==> flow/design.v <==
module alu (input signed [10:0] regA, regB,  
				input [1:0] opcode,
				input clock, computestrobe,
				output reg signed[20:0] result,  
				output reg remain,  
				output reg [20:0] remainder  
				);
	reg [10:0] N, D;
	reg signed [20:0] res_t;
	reg [20:0] rem_t;
	reg signed [22:0] P;
	integer i;
	always @(posedge clock) begin
		if (computestrobe) begin
			res_t = result;
			rem_t = remainder; 
			remain <= 1'b0;
			case(opcode)
			2'b00 : begin 
				res_t = regA + regB;
			end
			2'b01 : begin
				res_t = regA - regB;
			end
			2'b10 : begin
				P = {{11{1'b0}}, regB, 1'b0};
				for (i = 11; i > 0; i = i-1) begin
					case (P [1:0]) 
						2'b01 : P[22:12] = P[22:12] + regA;
						2'b10 : P[22:12] = P[22:12] - regA;
						default: begin end
					endcase
					P = {P[22], P[22:1]};
				end
				res_t = P [21:1];
			end
			2'b11 : begin
				res_t = 21'd0;
				rem_t = 21'd0;
				N = (regA[10] == 1)? -regA: regA;
				D = (regB[10] == 1)? -regB: regB;
				if(D != 11'd0) begin  
					for (i = 10; i >= 0; i = i-1) begin
						rem_t = rem_t << 1;
						rem_t[0] = N[i];
						if (rem_t >= D) begin
							rem_t = rem_t - D;
							res_t[i] = 1'b1;
						end
					end
					if(regA[10] == 1'b1 && rem_t != 21'd0) begin  
						rem_t = D - rem_t;
						res_t = res_t + 1'b1;
					end
					res_t = ((regA[10] == 1)^(regB[10] == 1))? -res_t:res_t;
					remain <= 1'b1;
				end
			end
			default : begin	end
			endcase
			result <= res_t;
			remainder <= rem_t;
		end
	end
endmodule 
module bcdtobin (
	input [31:0] BCD,
	output reg signed [10:0] binout);
	reg signed [10:0] temp;
	always @ (*) begin
		temp = 11'd0;  
		if(BCD[3:0] < 4'b1010) begin  
			temp = temp + BCD[3:0];		
		end else if (BCD[3:0] == 4'b1110) begin  
			temp = -temp;  
		end
		if(BCD[7:4] < 4'b1010) begin  
			temp = temp + (11'd10*BCD[7:4]);		
		end else if (BCD[7:4] == 4'b1110) begin  
			temp = -temp;
		end
		if(BCD[11:8] < 4'b1010) begin  
			temp = temp + (11'd100 * BCD[11:8]);
		end else if (BCD[11:8] == 4'b1110) begin  
			temp = -temp;
		end
		if(BCD[15:12] == 4'b1110) begin  
			temp = -temp;
		end
		binout = temp;
	end
endmodule 
module bintobcd(input signed [20:0] bin,
						output reg [31:0] bcdnum);
		reg [51:0] masterreg;
		reg negative;
		integer i;
		always @(bin) begin
			masterreg = {52{1'b0}};
			negative = (bin[20] == 1)? 1'b1: 1'b0;
			masterreg[19:0] = (negative)? -bin[19:0]: bin[19:0];
			for (i = 0; i < 20; i = i + 1) begin
				if(masterreg[23:20] >= 4'd5 ) begin
				  masterreg[23:20] = masterreg[23:20] + 4'd3;
				end
				if(masterreg[27:24] >= 4'd5 ) begin
				  masterreg[27:24] = masterreg[27:24] + 4'd3;
				end
				if(masterreg[31:28] >= 4'd5 ) begin
				  masterreg[31:28] = masterreg[31:28] + 4'd3;
				end
				if(masterreg[35:32] >= 4'd5 ) begin
				  masterreg[35:32] = masterreg[35:32] + 4'd3;
				end
				if(masterreg[39:36] >= 4'd5 ) begin
				  masterreg[39:36] = masterreg[39:36] + 4'd3;
				end
				if(masterreg[43:40] >= 4'd5 ) begin
				  masterreg[43:40] = masterreg[43:40] + 4'd3;
				end
				if(masterreg[47:44] >= 4'd5 ) begin
				  masterreg[47:44] = masterreg[47:44] + 4'd3;
				end
				masterreg = masterreg << 1;
			end
			masterreg[51:48] = (negative)? 4'b1110 : 4'b1111;
			bcdnum = masterreg[51:20];
		end
	endmodule 
module numlength (input signed [20:0] binary_num,
	output reg [3:0]length);
reg signed [20:0] abs_num;
always @ (*) begin
	abs_num = (binary_num[20] == 1)? -binary_num: binary_num;
	length <= 3'd1;
	if (abs_num > 22'd9) length <= 3'd2;
	if (abs_num > 22'd99) length <= 3'd3;
	if (abs_num > 22'd999) length <= 3'd4;
	if (abs_num > 22'd9999) length <= 3'd5;
	if (abs_num > 22'd99999) length <= 3'd6;
end
endmodule
module resultformatter (input clock, remain,
					input [20:0] ALUresult, ALUremainder,
					output reg [31:0] formattedresult, 
					output reg [31:0] result_formem);
	wire [3:0] length_result, length_remainder;
	reg [31:0] temp_result, temp_result_1, temp_remainder;
	reg [3:0] result_used, result_used_1, remainder_used;
	wire [31:0] result_bcd, remainder_bcd;
	wire result_neg;
	numlength resultlength (.binary_num(ALUresult),
									.length(length_result));
	numlength remainderlength (.binary_num(ALUremainder),
										.length(length_remainder));
	bintobcd result_to_bcd(.bin(ALUresult),
									.bcdnum(result_bcd));
	bintobcd remainder_to_bcd(.bin(ALUremainder),
									.bcdnum(remainder_bcd));
	assign result_neg = ALUresult[20];
	integer i;
	reg [31:0] fr_t, fm_t;
	always @ (posedge clock) begin
		fr_t = formattedresult;
		result_used = 4'd0;
		remainder_used = 4'd0;
		temp_remainder = remainder_bcd;
		temp_result = result_bcd;
		for (i = 0; i < 8; i = i + 1) begin
			fr_t = fr_t >> 4;  
			if (remainder_used < length_remainder && remain) begin  
				fr_t[31:28] = temp_remainder[3:0];  
				temp_remainder = temp_remainder >> 4;  
				remainder_used = remainder_used + 1'd1;  
			end else if (remainder_used == length_remainder && remain) begin
				fr_t[31:28] = 4'b1010;  
				remainder_used = remainder_used + 1'd1;
			end else if (result_used < length_result) begin  
				fr_t[31:28] = temp_result[3:0];  
				temp_result = temp_result >> 4;  
				result_used = result_used + 1'd1;  
			end else if (result_used == length_result && result_neg == 1) begin  
				fr_t[31:28] = 4'b1110;  
				result_used = result_used + 1'd1;
			end else begin
				fr_t[31:28] = 4'b1111;  
			end
		end
		formattedresult <= fr_t;
	end
	always @ (posedge clock) begin
		fm_t = result_formem;
		result_used_1 = 3'd0;
		temp_result_1 = result_bcd;
		for (i = 0; i < 8; i = i + 1) begin
			fm_t = fm_t >> 4;
			if (result_used_1 < length_result && result_used_1 < 3'd3) begin  
				fm_t[31:28] = temp_result_1[3:0];
				temp_result_1 = temp_result_1 >> 4;
				result_used_1 = result_used_1 + 1'd1;
			end else begin
				fm_t[31:28] = 4'b1111;  
			end
		end
		result_formem <= fm_t;
	end
endmodule 
module control (input dig_in,
				input reset_in,
				input ex_in,
				input op_in,
				input bksp_in,
				input MS_in,
				input MR_in,
				input MC_in,
				input sub_in,
				input clock,
				input rst,
				output reg bksp_A,
				output reg bksp_B,
				output reg load_A,
				output reg load_B,
				output reg load_mem,
				output reg clear_mem,
				output reg load_A_mem,
				output reg load_B_mem,
				output reg load_op,
				output reg execute,
				output reg reset_out,
				output reg [1:0] display_select);
	parameter start = 0, op_A = 1, op_A_neg = 2, oprnd = 3, op_B = 4, op_B_neg = 5, result = 6;
	reg[2:0]state;
	always @(posedge clock) begin
		if (rst) state <= start;
		else case(state)
			start: begin
				if (sub_in) state <= op_A_neg;
				if (dig_in || MR_in) state <= op_A;
			end
			op_A: begin
				if(op_in) state <= oprnd;
				if(reset_in) state <= start;
			end
			op_A_neg: begin
				if (sub_in || bksp_in) state <= start;
				if (dig_in || MR_in) state <= op_A;
				if(reset_in) state <= start;
			end
			oprnd: begin
				if (sub_in) state <= op_B_neg;
				if(dig_in) state <= op_B;
				if(reset_in) state <= start;
			end
			op_B: begin
				if(ex_in) state <= result;
				if(reset_in) state <= start;
			end
			op_B_neg: begin
				if (sub_in || bksp_in) state <= oprnd;
				if (dig_in || MR_in) state <= op_B;
				if(reset_in) state <= start;
			end
			result: begin
				if (reset_in) state <= start;
			end
		endcase
	end
	always @(*) begin
		bksp_A <= 0;
		bksp_B <= 0;
		load_A <= 0;
		load_B <= 0;
		load_mem <= (MS_in)? 1'b1:1'b0;
		clear_mem <= (MC_in)? 1'b1:1'b0;
		load_A_mem <= 0;
		load_B_mem <= 0;
		load_op <= 0;
		execute <= 0;
		reset_out <= 0;
		case(state)
			start: begin
				if (MR_in) load_A_mem <=1;
				else if (sub_in || dig_in) load_A <= 1;
				else 	reset_out <= 1;
				display_select <= 2'b00;
			end
			op_A: begin
				if(dig_in) load_A <= 1;
				if(MR_in) load_A_mem <=1;
				if(bksp_in) bksp_A <= 1;
				if (op_in) load_op <= 1;
				display_select = 2'b00;
			end
			op_B: begin
				if(dig_in) load_B <= 1;
				if(MR_in) load_B_mem <=1;
				if(bksp_in) bksp_B <= 1;
				if(ex_in) execute <= 1;
				display_select = 2'b01;
			end
			op_A_neg: begin
				if(dig_in) load_A <= 1;
				if (sub_in || bksp_in) bksp_A <= 1'b1;
				if(MR_in) load_A_mem <=1;
				display_select = 2'b00;
			end
			op_B_neg: begin
				if(dig_in) load_B <= 1;
				if(MR_in) load_B_mem <=1;
				if (sub_in || bksp_in) bksp_B <= 1'b1;
				display_select = 2'b01;
			end
			oprnd: begin
				if (sub_in || dig_in) load_B <= 1'b1;
				display_select = 2'b01;
			end
			result: begin
				display_select = 2'b10;
			end
			default : begin
				display_select <= 2'b00;
			end
		endcase
	end
endmodule
module bcdreg (input clock,
			input rst,
			input [3:0] digit,
			input [31:0] mem,
			input load,
			input bksp,
			input clear,
			input load_mem,
			output reg [31:0] bcdreg
);
	reg [31:0] nxt;
	always @ (posedge clock) begin
			nxt = bcdreg;
			if (rst || clear) begin  
				nxt = {8{4'b1111}};
			end else if (load_mem) begin
				nxt = mem;
			end else if (bksp) begin
				nxt = nxt >> 4;
				nxt[31:28] = 4'b1111;
			end else if (load) begin
				if(nxt[11:8] == 4'b1110) begin 
					nxt[15:0] = nxt[15:0] << 4;
				end else begin
					nxt[11:0] = nxt[11:0] << 4;
				end
				nxt[3:0] = digit;
			end
		bcdreg <= nxt;
	end
endmodule 
module memreg (input clock,
			input rst,
			input [31:0] mem_input,
			input load,
			input clear,
			output reg [31:0] memreg
);
	always @ (posedge clock) begin
			if (rst || clear) begin
				memreg <= {{7{4'b1111}},4'b0000};
			end else if (load) begin
				memreg <= mem_input;
			end 
	end
endmodule 
module memmux (input [1:0] display_select,
					input [31:0] A, B, result,
					output reg [31:0] mem_input);
	always @(*) begin
		case (display_select)
			2'b00 : mem_input = A;
			2'b01 : mem_input = B;
			2'b10 : mem_input = result;
			default : mem_input = A;
		endcase
	end
endmodule 
module displaymux (input [1:0] display_select,
					input [31:0] reg_A, reg_B, reg_result,
					output reg [3:0] hex0_out, hex1_out, hex2_out, hex3_out, hex4_out, hex5_out, hex6_out, hex7_out);
	reg [31:0] selected_reg;
	always @(*) begin
		case (display_select)
			2'b00 : selected_reg = reg_A;
			2'b01 : selected_reg = reg_B;
			2'b10 : selected_reg = reg_result;
			default : selected_reg = reg_A;
		endcase
	 hex0_out = selected_reg[3:0];
	 hex1_out = selected_reg[7:4];
	 hex2_out = selected_reg[11:8];
	 hex3_out = selected_reg[15:12];
	 hex4_out = selected_reg[19:16];
	 hex5_out = selected_reg[23:20];
	 hex6_out = selected_reg[27:24];
	 hex7_out = selected_reg[31:28];
	end
endmodule 
module char_7seg( input [3:0] S,
						output reg [0:6] Display);
	always @(S)
	begin
		case (S)
		4'b0000  : Display <= 7'b0000001;  
		4'b0001  : Display <= 7'b1001111;  
		4'b0010  : Display <= 7'b0010010;  
		4'b0011  : Display <= 7'b0000110;  
		4'b0100  : Display <= 7'b1001100;  
		4'b0101  : Display <= 7'b0100100;  
		4'b0110  : Display <= 7'b0100000;  
		4'b0111  : Display <= 7'b0001111;  
		4'b1000  : Display <= 7'b0000000;  
		4'b1001  : Display <= 7'b0001100;  
		4'b1010  : Display <= 7'b1111010;  
		4'b1110  : Display <= 7'b1111110;  
		default  : Display <= 7'b1111111;  
		endcase
	end
endmodule
module inputhandler (
	input keystrobe,
	input [3:0] keycode,
	output dig_strobe,
	output reset_strobe,
	output ex_strobe,
	output op_strobe,
	output sub_strobe,
	output [3:0] dig_code,
	output [1:0] op_code);
assign dig_strobe = ((keycode < 4'b1010) && keystrobe)? 1'b1:1'b0;
assign reset_strobe = ((keycode == 4'b1010) && keystrobe)? 1'b1:1'b0;
assign ex_strobe = ((keycode == 4'b1011) && keystrobe)? 1'b1:1'b0;
assign op_strobe = ((keycode > 4'b1011) && keystrobe)? 1'b1:1'b0;
assign sub_strobe = ((keycode == 4'b1110) && keystrobe)? 1'b1:1'b0;
assign dig_code = keycode;
assign op_code = ~keycode[1:0];  
endmodule
module opreg (input load,
			input [1:0] op_code,
			input clock,
			output reg [1:0] operator);
	always @ (posedge clock) begin
		if(load)	operator <= op_code;
	end
endmodule 
module posedgetrigger (
		input clock,
		input rst,
		input signal,
		output strobe);
	reg signal_last;
	always @(posedge clock) begin
			if (rst) signal_last <= 1'b0;
			else signal_last <= signal;
	end
	assign strobe = (signal && ~signal_last)? 1'b1:1'b0;
endmodule 
module negedgetrigger (
		input clock,
		input rst,
		input signal,
		output strobe);
	reg signal_last;
	always @(posedge clock) begin
			if (rst) signal_last <= 1'b1;
			else signal_last <= signal;
	end
	assign strobe = (~signal && signal_last)? 1'b1:1'b0;
endmodule 
module PBhandler (
	input [3:0] KEY,
	input clock,
	input rst,
	output bksp_strobe,
	output MS_strobe,
	output MR_strobe,
	output MC_strobe);
negedgetrigger bksp (.clock(clock), .rst(rst), .signal(KEY[0]), .strobe(bksp_strobe));
negedgetrigger MS (.clock(clock), .rst(rst), .signal(KEY[1]), .strobe(MS_strobe));
negedgetrigger MR (.clock(clock), .rst(rst), .signal(KEY[2]), .strobe(MR_strobe));
negedgetrigger MC (.clock(clock), .rst(rst), .signal(KEY[3]), .strobe(MC_strobe));
endmodule
`default_nettype none
module calculator (input CLOCK_50,
							input RESET,
							input KEYPRESSED,
							input [3:0] KEYCODE,
							input [3:0] KEY,
							output [0:6] HEX0, HEX1, HEX2, HEX3, HEX4, HEX5, HEX6, HEX7
							);
		wire clockmain = CLOCK_50;
		wire rst = RESET;
		wire [3:0] keycode = KEYCODE;
		wire keystrobe;
		wire load_A, load_B;
		wire bksp_A, bksp_B;
		posedgetrigger keypressedge (.clock(clockmain), .rst(rst), .signal(KEYPRESSED), .strobe(keystrobe));
		wire dig_strobe, reset_strobe, ex_strobe, op_strobe, sub_strobe;
		wire [3:0] dig_code;
		wire [1:0] op_code;
		inputhandler keypad (
			.keystrobe(keystrobe),
			.keycode(keycode),
			.dig_strobe(dig_strobe),
			.reset_strobe(reset_strobe),
			.ex_strobe(ex_strobe),
			.op_strobe(op_strobe),
			.sub_strobe(sub_strobe),
			.dig_code(dig_code),
			.op_code(op_code)
		);
		wire bksp_strobe, MS_strobe, MR_strobe, MC_strobe;
		PBhandler PB (
			.KEY(KEY),
			.clock(clockmain),
			.rst(rst),
			.bksp_strobe(bksp_strobe),
			.MS_strobe(MS_strobe),
			.MR_strobe(MR_strobe),
			.MC_strobe(MC_strobe)
		);
		wire [1:0] display_select;
		wire load_op, reset_state, execute, load_A_mem, load_B_mem, load_mem, clear_mem;
		control FSM (
			.dig_in(dig_strobe),
			.reset_in(reset_strobe),
			.ex_in(ex_strobe),
			.op_in(op_strobe),
			.bksp_in(bksp_strobe),
			.MS_in(MS_strobe),
			.MR_in(MR_strobe),
			.MC_in(MC_strobe),
			.sub_in(sub_strobe),
			.clock(clockmain),
			.rst(rst),
			.bksp_A(bksp_A),
			.bksp_B(bksp_B),
			.load_A(load_A),
			.load_B(load_B),
			.load_mem(load_mem),
			.clear_mem(clear_mem),
			.load_A_mem(load_A_mem),
			.load_B_mem(load_B_mem),
			.load_op(load_op),
			.reset_out(reset_state),
			.execute(execute),  
			.display_select(display_select)
		);
		wire[31:0] reg_A, reg_B;
		wire [31:0] memory_selected, memory_stored;
		bcdreg operand_A (.clock(clockmain), .rst(rst),
							.digit(dig_code),
							.load(load_A),
							.bksp(bksp_A),
							.clear(reset_state),
							.bcdreg(reg_A),
							.mem(memory_stored),
							.load_mem(load_A_mem)
							);
		bcdreg operand_B (.clock(clockmain), .rst(rst),
							.digit(dig_code),
							.load(load_B),
							.bksp(bksp_B),
							.clear(reset_state),
							.bcdreg(reg_B),
							.mem(memory_stored),
							.load_mem(load_B_mem)
							);
		wire [1:0] operator;
		opreg op (.clock(clockmain),
			.load(load_op),
			.op_code(op_code),
			.operator(operator)
		);
		wire [10:0] reg_A_binary, reg_B_binary;
		wire [31:0] reg_result, reg_memresult;
		wire [20:0] result_bin, remainder_bin; 
		wire remain;
		bcdtobin reg_A_tobinary (.BCD(reg_A), .binout(reg_A_binary));
		bcdtobin reg_B_tobinary (.BCD(reg_B), .binout(reg_B_binary));
		alu alu_1 (.regA(reg_A_binary), 
					.regB(reg_B_binary),
					.opcode(operator),
					.clock(clockmain),
					.computestrobe(execute),
					.result(result_bin),
					.remain(remain),
					.remainder(remainder_bin));
		resultformatter resultformatter_1 (.clock(clockmain),
														.remain(remain),
														.ALUresult(result_bin),
														.ALUremainder(remainder_bin),
														.formattedresult(reg_result),
														.result_formem(reg_memresult));
		memmux memory_select (.display_select(display_select),
									.A(reg_A),
									.B(reg_B),
									.result(reg_memresult),
									.mem_input(memory_selected));
		memreg memory_register (.clock(clockmain), .rst(rst),
										.mem_input(memory_selected),
										.load(load_mem),
										.clear(clear_mem),
										.memreg(memory_stored));
		wire [3:0] hex0char_A, hex1char_A, hex2char_A, bcdneg_A;
		wire [3:0] hex0char_B, hex1char_B, hex2char_B, bcdneg_B;
		wire [3:0] hex0_out, hex1_out, hex2_out, hex3_out, hex4_out, hex5_out, hex6_out, hex7_out;
		displaymux displayMUX (.display_select(display_select),
								.reg_A(reg_A),
								.reg_B(reg_B),
								.reg_result(reg_result),
								.hex0_out(hex0_out), 
								.hex1_out(hex1_out), 
								.hex2_out(hex2_out), 
								.hex3_out(hex3_out), 
								.hex4_out(hex4_out), 
								.hex5_out(hex5_out), 
								.hex6_out(hex6_out), 
								.hex7_out(hex7_out)
								);
		char_7seg H0 (.S(hex0_out), .Display(HEX0));
		char_7seg H1 (.S(hex1_out), .Display(HEX1));
		char_7seg H2 (.S(hex2_out), .Display(HEX2));
		char_7seg H3 (.S(hex3_out), .Display(HEX3));
		char_7seg H4 (.S(hex4_out), .Display(HEX4));
		char_7seg H5 (.S(hex5_out), .Display(HEX5));
		char_7seg H6 (.S(hex6_out), .Display(HEX6));
		char_7seg H7 (.S(hex7_out), .Display(HEX7));
endmodule 
== Reports on calculator ==
What the tools print for calculator, step after step.
Lines are those of the file above, counted from 1.
Cell names lack the library's common part.
The mark n/a stands for no value.

* Top module: calculator
* Clock: CLOCK_50
* Cell library: sky130hd
* Library corner: tt_025C_1v80

== After elaboration ==
Source: Yosys, flattened and elaborated, memories not mapped. Widths are those after wreduce. Registers that Yosys merges into a memory's read port (data or address) are not register bits. Print and check cells do not count.
Yosys's memory passes give these memory sizes; they may raise the number of words (mostly to a power of two), join words into wider ones and drop unused or constant bits.

* Add/subtract/negate cells: 295
* Multipliers: 4
* Divide/modulo/power cells: 0
* Magnitude comparators: 283
* Equal/unequal tests: 61
* Shift operators: 0
* Multiplexer cells: 566
* Bitwise operators: 8
* Reductions and logical operators: 69

{| class="wikitable"
|+ Operators by type and width
! cell !! number
|-
| 4-bit two-way mux || 273
|-
| 20-bit two-way mux || 47
|-
| 4-bit by 3-bit >= comparator with 1-bit output (second input constant) || 210
|-
| 4-bit by 2-bit adder with 4-bit output (second input constant) || 186
|-
| 11-bit two-way mux || 33
|-
| 21-bit two-way mux || 15
|-
| 11-bit parallel mux with 2-bit select || 10
|-
| 21-bit by 11-bit >= comparator with 1-bit output || 10
|-
| 20-bit by 11-bit subtractor with 20-bit output || 9
|-
| 3-bit two-way mux || 52
|-
| 11-bit adder || 14
|-
| 32-bit parallel mux with 2-bit select || 2
|-
| 24-bit two-way mux || 5
|-
| 28-bit two-way mux || 4
|-
| 16-bit two-way mux || 7
|-
| 11-bit subtractor || 10
|-
| 12-bit two-way mux || 9
|-
| 1-bit two-way mux || 91
|-
| 11-bit negation || 8
|-
| 21-bit parallel mux with 4-bit select || 1
|-
| 3-bit by 2-bit adder with 3-bit output (second input constant) || 24
|-
| 4-bit less-than comparator || 18
|-
| 5-bit by 4-bit multiplier with 9-bit output (first input constant) || 2
|-
| 32-bit two-way mux || 2
|-
| 21-bit negation || 3
|-
| 4-bit by 1-bit adder with 4-bit output (second input constant) || 15
|-
| 4-bit equality test || 12
|-
| 1-bit logical AND || 42
|}

Not listed: further kinds 59, cells in them 172.

* Bits in registers: 213
* Bits in latches: 0
* RAM bits: 0
* ROM bits: 896
* Word width x clocked read ports: 0
* Memories: 8
* Bits of input ports: 11
* Output and inout bits: 56
* Cells after elaboration: 1320

{| class="wikitable"
|+ Memory list
! memory !! depth !! width !! read ports !! write ports !! line !! text
|-
| (no name shown) || 16 || 7 || 1 || 0 || 409 || <nowiki>case (S)</nowiki>
|-
| (no name shown) || 16 || 7 || 1 || 0 || 409 ||
|-
| (no name shown) || 16 || 7 || 1 || 0 || 409 ||
|-
| (no name shown) || 16 || 7 || 1 || 0 || 409 ||
|-
| (no name shown) || 16 || 7 || 1 || 0 || 409 ||
|-
| (no name shown) || 16 || 7 || 1 || 0 || 409 ||
|}

Memories not listed: 2.

== Longest topological paths ==
Depth = most cells in a row (Yosys ltp): at word level without a register or memory, in the mapped netlist without a sequential cell, where the memories' decode and read muxes count.

* Depth after elaboration: 77
* ABC_AREA: 1
* Mapped depth: 232
* Depth with buffers taken out: 213

== Mapped cells and area ==
Source: synth_stat.txt of the flow (Yosys; design flattened, memories mapped). It holds for the ABC_AREA given above (unset counts as 0); a run with the other value may have another netlist.

{| class="wikitable"
|+ Cells by type
! cell type !! number
|-
| ha_1 || 669
|-
| nand2_1 || 2132
|-
| inv_1 || 1520
|-
| o21ai_0 || 828
|-
| nand3_1 || 726
|-
| dfxtp_1 || 172
|-
| nor2_1 || 880
|-
| xor2_1 || 264
|-
| a21oi_1 || 376
|-
| edfxtp_1 || 45
|-
| xnor2_1 || 83
|-
| nand4_1 || 102
|-
| fa_1 || 31
|-
| clkbuf_1 || 143
|-
| nor3_1 || 96
|-
| o21ai_1 || 95
|-
| o211ai_1 || 45
|-
| or2_2 || 52
|}

Other cell types: 54; their cells: 617.

* Cell count: 8876
* Mapped area: 0.0507812 mm²
* Area of sequential cells: 0.0047946 mm²
* Flip-flops: 217
* Buffer cells: 205

== Worst setup path after synthesis ==
Source: OpenSTA report_checks on the synthesized netlist (no wires, ideal clock, input and output delay 20% of the period each), path of least setup slack; recovery checks are left aside. Register names are those of the netlist, which keeps one name where synthesis merged equal registers.

* Path type: flip-flop to flip-flop
* Start: reg operand_A.bcdreg[5]
* End: reg alu_1.remainder[18]
* Period: 50.0 ns
* Library setup time: 0.146 ns
* Data arrival time: 31.843 ns
* Data required time: 49.854 ns
* Slack: 18.011 ns
* Delay of the path: 31.989 ns
* Driving pins on the path: 220
* Period reached after synthesis: 31.989 ns

"delay of the path" is the arrival time less input delay plus setup time.
"driving pins on the path" counts driving pins, that of a launching flip-flop among them; a cell with two outputs on the path counts twice.
"period reached after synthesis" = period - worst setup slack (recovery checks aside). The figure is calculated, with input and output delays left at 20% of the set period.
Between the ends stands the longest chain of elaborated cells between them, by number of cells; it is not shown to be the way that was timed. Of several equally long chains one is given.
Each line given opens the expression or statement behind the cell; cells for indexed reads and writes are added by Yosys, which also makes memories of some case tables.

* Cells stage by stage: dfxtp_1 > inv_1 > nor4_1 > inv_1 > nor2_1 > xor2_1 > nand2_1 > o21ai_0 > inv_1 > ha_1 > fa_1 > nand2_1 > inv_1 > o21a_1 > nor2_1 > nor2_1 > nor2_1 > o21ai_0 > (+184 left out) > nand2_1 > ha_1 > a21oi_1 > inv_1 > a31oi_1 > o21ai_0 > a21oi_1 > o21bai_1 > a21oi_1 > o21bai_1 > nand2_1 > a21oi_1 > inv_1 > nor2_1 > nand3_1 > o21ai_0 > o21ai_0 > a21oi_1
* Cells in the longest elaborated chain: 70
* Elaborated cells on any way between the ends: 86
* RTL lines with such cells: 17
* Those cells by class: add/sub: 17; mul: 1; compare: 12; eq/ne: 1; mux: 53; reduce/logical: 2

{| class="wikitable"
|+ RTL lines, path after synthesis
! element !! line !! text
|-
| start, declared || 334 || <nowiki>output reg [31:0] bcdreg</nowiki>
|-
| start, assigned || 354 || <nowiki>bcdreg <= nxt;</nowiki>
|-
| 3-bit by 4-bit multiplier with 7-bit output || 78 || <nowiki>temp = temp + (11'd10*BCD[7:4]);</nowiki>
|-
| 11-bit adder || 78 ||
|-
| 11-bit two-way mux || 77 || <nowiki>if(BCD[7:4] < 4'b1010) begin</nowiki>
|-
| 11-bit negation || 85 || <nowiki>temp = -temp;</nowiki>
|-
| 11-bit two-way mux || 84 || <nowiki>end else if (BCD[11:8] == 4'b1110) begin</nowiki>
|-
| 11-bit two-way mux || 82 || <nowiki>if(BCD[11:8] < 4'b1010) begin</nowiki>
|-
| 11-bit negation || 88 || <nowiki>temp = -temp;</nowiki>
|-
| (+56 left out) || n/a ||
|-
| 21-bit two-way mux || 18 || <nowiki>case(opcode)</nowiki>
|-
| 21-bit two-way mux || 14 || <nowiki>if (computestrobe) begin</nowiki>
|-
| 21-bit nonzero test || 51 || <nowiki>if(regA[10] == 1'b1 && rem_t != 21'd0) begin</nowiki>
|-
| 1-bit logical AND || 51 ||
|-
| 21-bit two-way mux || 51 ||
|-
| 21-bit two-way mux || 42 || <nowiki>if(D != 11'd0) begin</nowiki>
|-
| 21-bit two-way mux || 18 ||
|-
| end, assigned || 62 || <nowiki>remainder <= rem_t;</nowiki>
|-
| end, declared || 6 || <nowiki>output reg [20:0] remainder</nowiki>
|}

== Path in the finished layout ==
From the final timing report of run A: the path of least setup slack in the routed layout; clock arrival at registers is part of the times.

* Path type: flip-flop to flip-flop
* Start: reg operand_A.bcdreg[1]
* End: reg alu_1.remainder[19]
* Period: 22.0 ns
* Library setup time: 0.15 ns
* Data arrival time: 26.89 ns
* Data required time: 22.41 ns
* Slack: -4.48 ns
* Driving pins on the path: 208

Between the ends stands the longest chain of elaborated cells between them, by number of cells; it is not shown to be the way that was timed. Of several equally long chains one is given.

* Cells stage by stage: dfxtp_2 > buf_6 > inv_4 > nor2_4 > ha_4 > inv_2 > fa_2 > inv_2 > o21ai_2 > inv_1 > ha_2 > fa_2 > nand2_1 > inv_1 > o21a_1 > nor2_2 > nor2_2 > nor2_1 > (+172 left out) > nand3_2 > nand2_2 > a21oi_2 > o21bai_2 > nand3_2 > a21oi_2 > o21ai_2 > nand2_1 > nand2_1 > inv_1 > o21ai_1 > nand2_1 > nand3_2 > nor2_4 > nand3_2 > o21ai_2 > o21ai_1 > a21oi_1
* Cells in the longest elaborated chain: 72
* Elaborated cells on any way between the ends: 86
* RTL lines with such cells: 19
* Those cells by class: add/sub: 18; compare: 12; mux: 54; reduce/logical: 2

{| class="wikitable"
|+ RTL lines, path after layout
! element !! line !! text
|-
| start, declared || 334 || <nowiki>output reg [31:0] bcdreg</nowiki>
|-
| start, assigned || 354 || <nowiki>bcdreg <= nxt;</nowiki>
|-
| 4-bit less-than comparator || 72 || <nowiki>if(BCD[3:0] < 4'b1010) begin</nowiki>
|-
| 4-bit two-way mux || 72 ||
|-
| 11-bit negation || 80 || <nowiki>temp = -temp;</nowiki>
|-
| 11-bit two-way mux || 79 || <nowiki>end else if (BCD[7:4] == 4'b1110) begin</nowiki>
|-
| 11-bit two-way mux || 77 || <nowiki>if(BCD[7:4] < 4'b1010) begin</nowiki>
|-
| 11-bit negation || 85 || <nowiki>temp = -temp;</nowiki>
|-
| 11-bit two-way mux || 84 || <nowiki>end else if (BCD[11:8] == 4'b1110) begin</nowiki>
|-
| (+58 left out) || n/a ||
|-
| 21-bit two-way mux || 18 || <nowiki>case(opcode)</nowiki>
|-
| 21-bit two-way mux || 14 || <nowiki>if (computestrobe) begin</nowiki>
|-
| 21-bit nonzero test || 51 || <nowiki>if(regA[10] == 1'b1 && rem_t != 21'd0) begin</nowiki>
|-
| 1-bit logical AND || 51 ||
|-
| 21-bit two-way mux || 51 ||
|-
| 21-bit two-way mux || 42 || <nowiki>if(D != 11'd0) begin</nowiki>
|-
| 21-bit two-way mux || 18 ||
|-
| end, assigned || 62 || <nowiki>remainder <= rem_t;</nowiki>
|-
| end, declared || 6 || <nowiki>output reg [20:0] remainder</nowiki>
|}

# Flow runs of calculator

Measured data: module calculator, platform sky130hd, 6 stored runs of the flow under differing settings, order arbitrary. Input and output delays are each 20% of the period that was set; the output load is 0.01 pF.
"period achieved" means the clock period less the worst setup slack. The figure is calculated, with input and output delays left at 20% of the set period.
"allowed time less slack (worst setup path)": the worst setup path's part of the clock period (all of it between registers, 20% less for each end at a port) less its slack. A launch clock that arrives late makes it longer, a capture clock that arrives late makes it shorter.

=== Run A ===
{| class="wikitable"
! Setting !! Value
|-
| ABC_AREA || 1
|-
| CORE_UTILIZATION || 40
|-
| period_ns || 22.0
|-
| CAP_MARGIN || 20
|-
| CORE_MARGIN || 2
|-
| SLEW_MARGIN || 20
|-
! Result !! Value
|-
| Chip area after synthesis (Yosys) || 0.0507812 mm²
|-
| Area inside the die boundary || 0.12982 mm²
|-
| Std-cell area (final layout) || 0.0657881 mm²
|-
| Final design utilization || 0.523
|-
| Setup slack of the worst path || -4.483 ns
|-
| Final setup TNS || -177.176 ns
|-
| Worst hold slack after layout || 0.475 ns
|-
| Period achieved || 26.483 ns
|-
| Allowed time less slack (worst setup path) || 26.48 ns
|-
| Worst path kind || flip-flop to flip-flop
|}

=== Run B ===
{| class="wikitable"
! Setting !! Value
|-
| ABC_AREA || 0
|-
| CAP_MARGIN || 20
|-
| CELL_PAD_IN_SITES_DETAIL_PLACEMENT || 2
|-
| CELL_PAD_IN_SITES_GLOBAL_PLACEMENT || 0
|-
| CORE_ASPECT_RATIO || 1.03
|-
| CORE_MARGIN || 9
|-
| CORE_UTILIZATION || 23
|-
| PLACE_DENSITY_LB_ADDON || 0.18
|-
| SETUP_SLACK_MARGIN || 0.44
|-
| SLEW_MARGIN || 25
|-
| TNS_END_PERCENT || 85
|-
| period_ns || 50.0
|-
! Result !! Value
|-
| Chip area after synthesis (Yosys) || 0.0529771 mm²
|-
| Area inside the die boundary || 0.247939 mm²
|-
| Std-cell area (final layout) || 0.0587126 mm²
|-
| Final design utilization || 0.257
|-
| Setup slack of the worst path || 4.694 ns
|-
| Final setup TNS || 0.000 ns
|-
| Worst hold slack after layout || 0.487 ns
|-
| Period achieved || 45.306 ns
|-
| Allowed time less slack (worst setup path) || 45.31 ns
|-
| Worst path kind || flip-flop to flip-flop
|}

=== Run C ===
{| class="wikitable"
! Setting !! Value
|-
| ABC_AREA || 1
|-
| CAP_MARGIN || 20
|-
| CELL_PAD_IN_SITES_DETAIL_PLACEMENT || 0
|-
| CELL_PAD_IN_SITES_GLOBAL_PLACEMENT || 3
|-
| CORE_MARGIN || 3
|-
| CORE_UTILIZATION || 19
|-
| CTS_CLUSTER_DIAMETER || 400
|-
| CTS_CLUSTER_SIZE || 79
|-
| GPL_ROUTABILITY_DRIVEN || 0
|-
| GPL_TIMING_DRIVEN || 1
|-
| HOLD_SLACK_MARGIN || 0.04
|-
| MAX_ROUTING_LAYER || met5
|-
| PLACE_DENSITY || 0.74
|-
| SLEW_MARGIN || 0
|-
| TNS_END_PERCENT || 15
|-
| period_ns || 58.1
|-
! Result !! Value
|-
| Chip area after synthesis (Yosys) || 0.0507812 mm²
|-
| Area inside the die boundary || 0.273508 mm²
|-
| Std-cell area (final layout) || 0.0558924 mm²
|-
| Final design utilization || 0.21
|-
| Setup slack of the worst path || 20.462 ns
|-
| Final setup TNS || 0.000 ns
|-
| Worst hold slack after layout || 0.503 ns
|-
| Period achieved || 37.638 ns
|-
| Allowed time less slack (worst setup path) || 37.64 ns
|-
| Worst path kind || flip-flop to flip-flop
|}

=== Run D ===
{| class="wikitable"
! Setting !! Value
|-
| ABC_AREA || 1
|-
| CAP_MARGIN || 10
|-
| CELL_PAD_IN_SITES_GLOBAL_PLACEMENT || 3
|-
| CORE_MARGIN || 3
|-
| CORE_UTILIZATION || 19
|-
| CTS_CLUSTER_DIAMETER || 53
|-
| CTS_CLUSTER_SIZE || 24
|-
| GPL_TIMING_DRIVEN || 1
|-
| HOLD_SLACK_MARGIN || 0.04
|-
| PLACE_DENSITY || 0.74
|-
| SETUP_SLACK_MARGIN || 5.0
|-
| SLEW_MARGIN || 0
|-
| TNS_END_PERCENT || 70
|-
| period_ns || 58.1
|-
! Result !! Value
|-
| Chip area after synthesis (Yosys) || 0.0507812 mm²
|-
| Area inside the die boundary || 0.273508 mm²
|-
| Std-cell area (final layout) || 0.0570334 mm²
|-
| Final design utilization || 0.215
|-
| Setup slack of the worst path || 20.919 ns
|-
| Final setup TNS || 0.000 ns
|-
| Worst hold slack after layout || 0.475 ns
|-
| Period achieved || 37.181 ns
|-
| Allowed time less slack (worst setup path) || 37.18 ns
|-
| Worst path kind || flip-flop to flip-flop
|}

=== Run E ===
{| class="wikitable"
! Setting !! Value
|-
| ABC_AREA || 1
|-
| CAP_MARGIN || 20
|-
| CELL_PAD_IN_SITES_GLOBAL_PLACEMENT || 3
|-
| CORE_ASPECT_RATIO || 1.03
|-
| CORE_UTILIZATION || 23
|-
| SETUP_SLACK_MARGIN || 1.74
|-
| SLEW_MARGIN || 25
|-
| period_ns || 50.0
|-
| CORE_MARGIN || 2
|-
! Result !! Value
|-
| Chip area after synthesis (Yosys) || 0.0507812 mm²
|-
| Area inside the die boundary || 0.224561 mm²
|-
| Std-cell area (final layout) || 0.0560337 mm²
|-
| Final design utilization || 0.255
|-
| Setup slack of the worst path || 11.906 ns
|-
| Final setup TNS || 0.000 ns
|-
| Worst hold slack after layout || 0.474 ns
|-
| Period achieved || 38.094 ns
|-
| Allowed time less slack (worst setup path) || 38.09 ns
|-
| Worst path kind || flip-flop to flip-flop
|}

=== Run F ===
{| class="wikitable"
! Setting !! Value
|-
| ABC_AREA || 1
|-
| CORE_ASPECT_RATIO || 0.64
|-
| CORE_UTILIZATION || 65
|-
| CTS_CLUSTER_SIZE || 99
|-
| PLACE_DENSITY_LB_ADDON || 0.02
|-
| TNS_END_PERCENT || 75
|-
| period_ns || 59.4
|-
| CAP_MARGIN || 20
|-
| CORE_MARGIN || 2
|-
| SLEW_MARGIN || 20
|-
! Result !! Value
|-
| Chip area after synthesis (Yosys) || 0.0507812 mm²
|-
| Area inside the die boundary || 0.0804322 mm²
|-
| Std-cell area (final layout) || 0.0530884 mm²
|-
| Final design utilization || 0.691
|-
| Setup slack of the worst path || 21.667 ns
|-
| Final setup TNS || 0.000 ns
|-
| Worst hold slack after layout || 0.477 ns
|-
| Period achieved || 37.733 ns
|-
| Allowed time less slack (worst setup path) || 37.73 ns
|-
| Worst path kind || flip-flop to flip-flop
|}
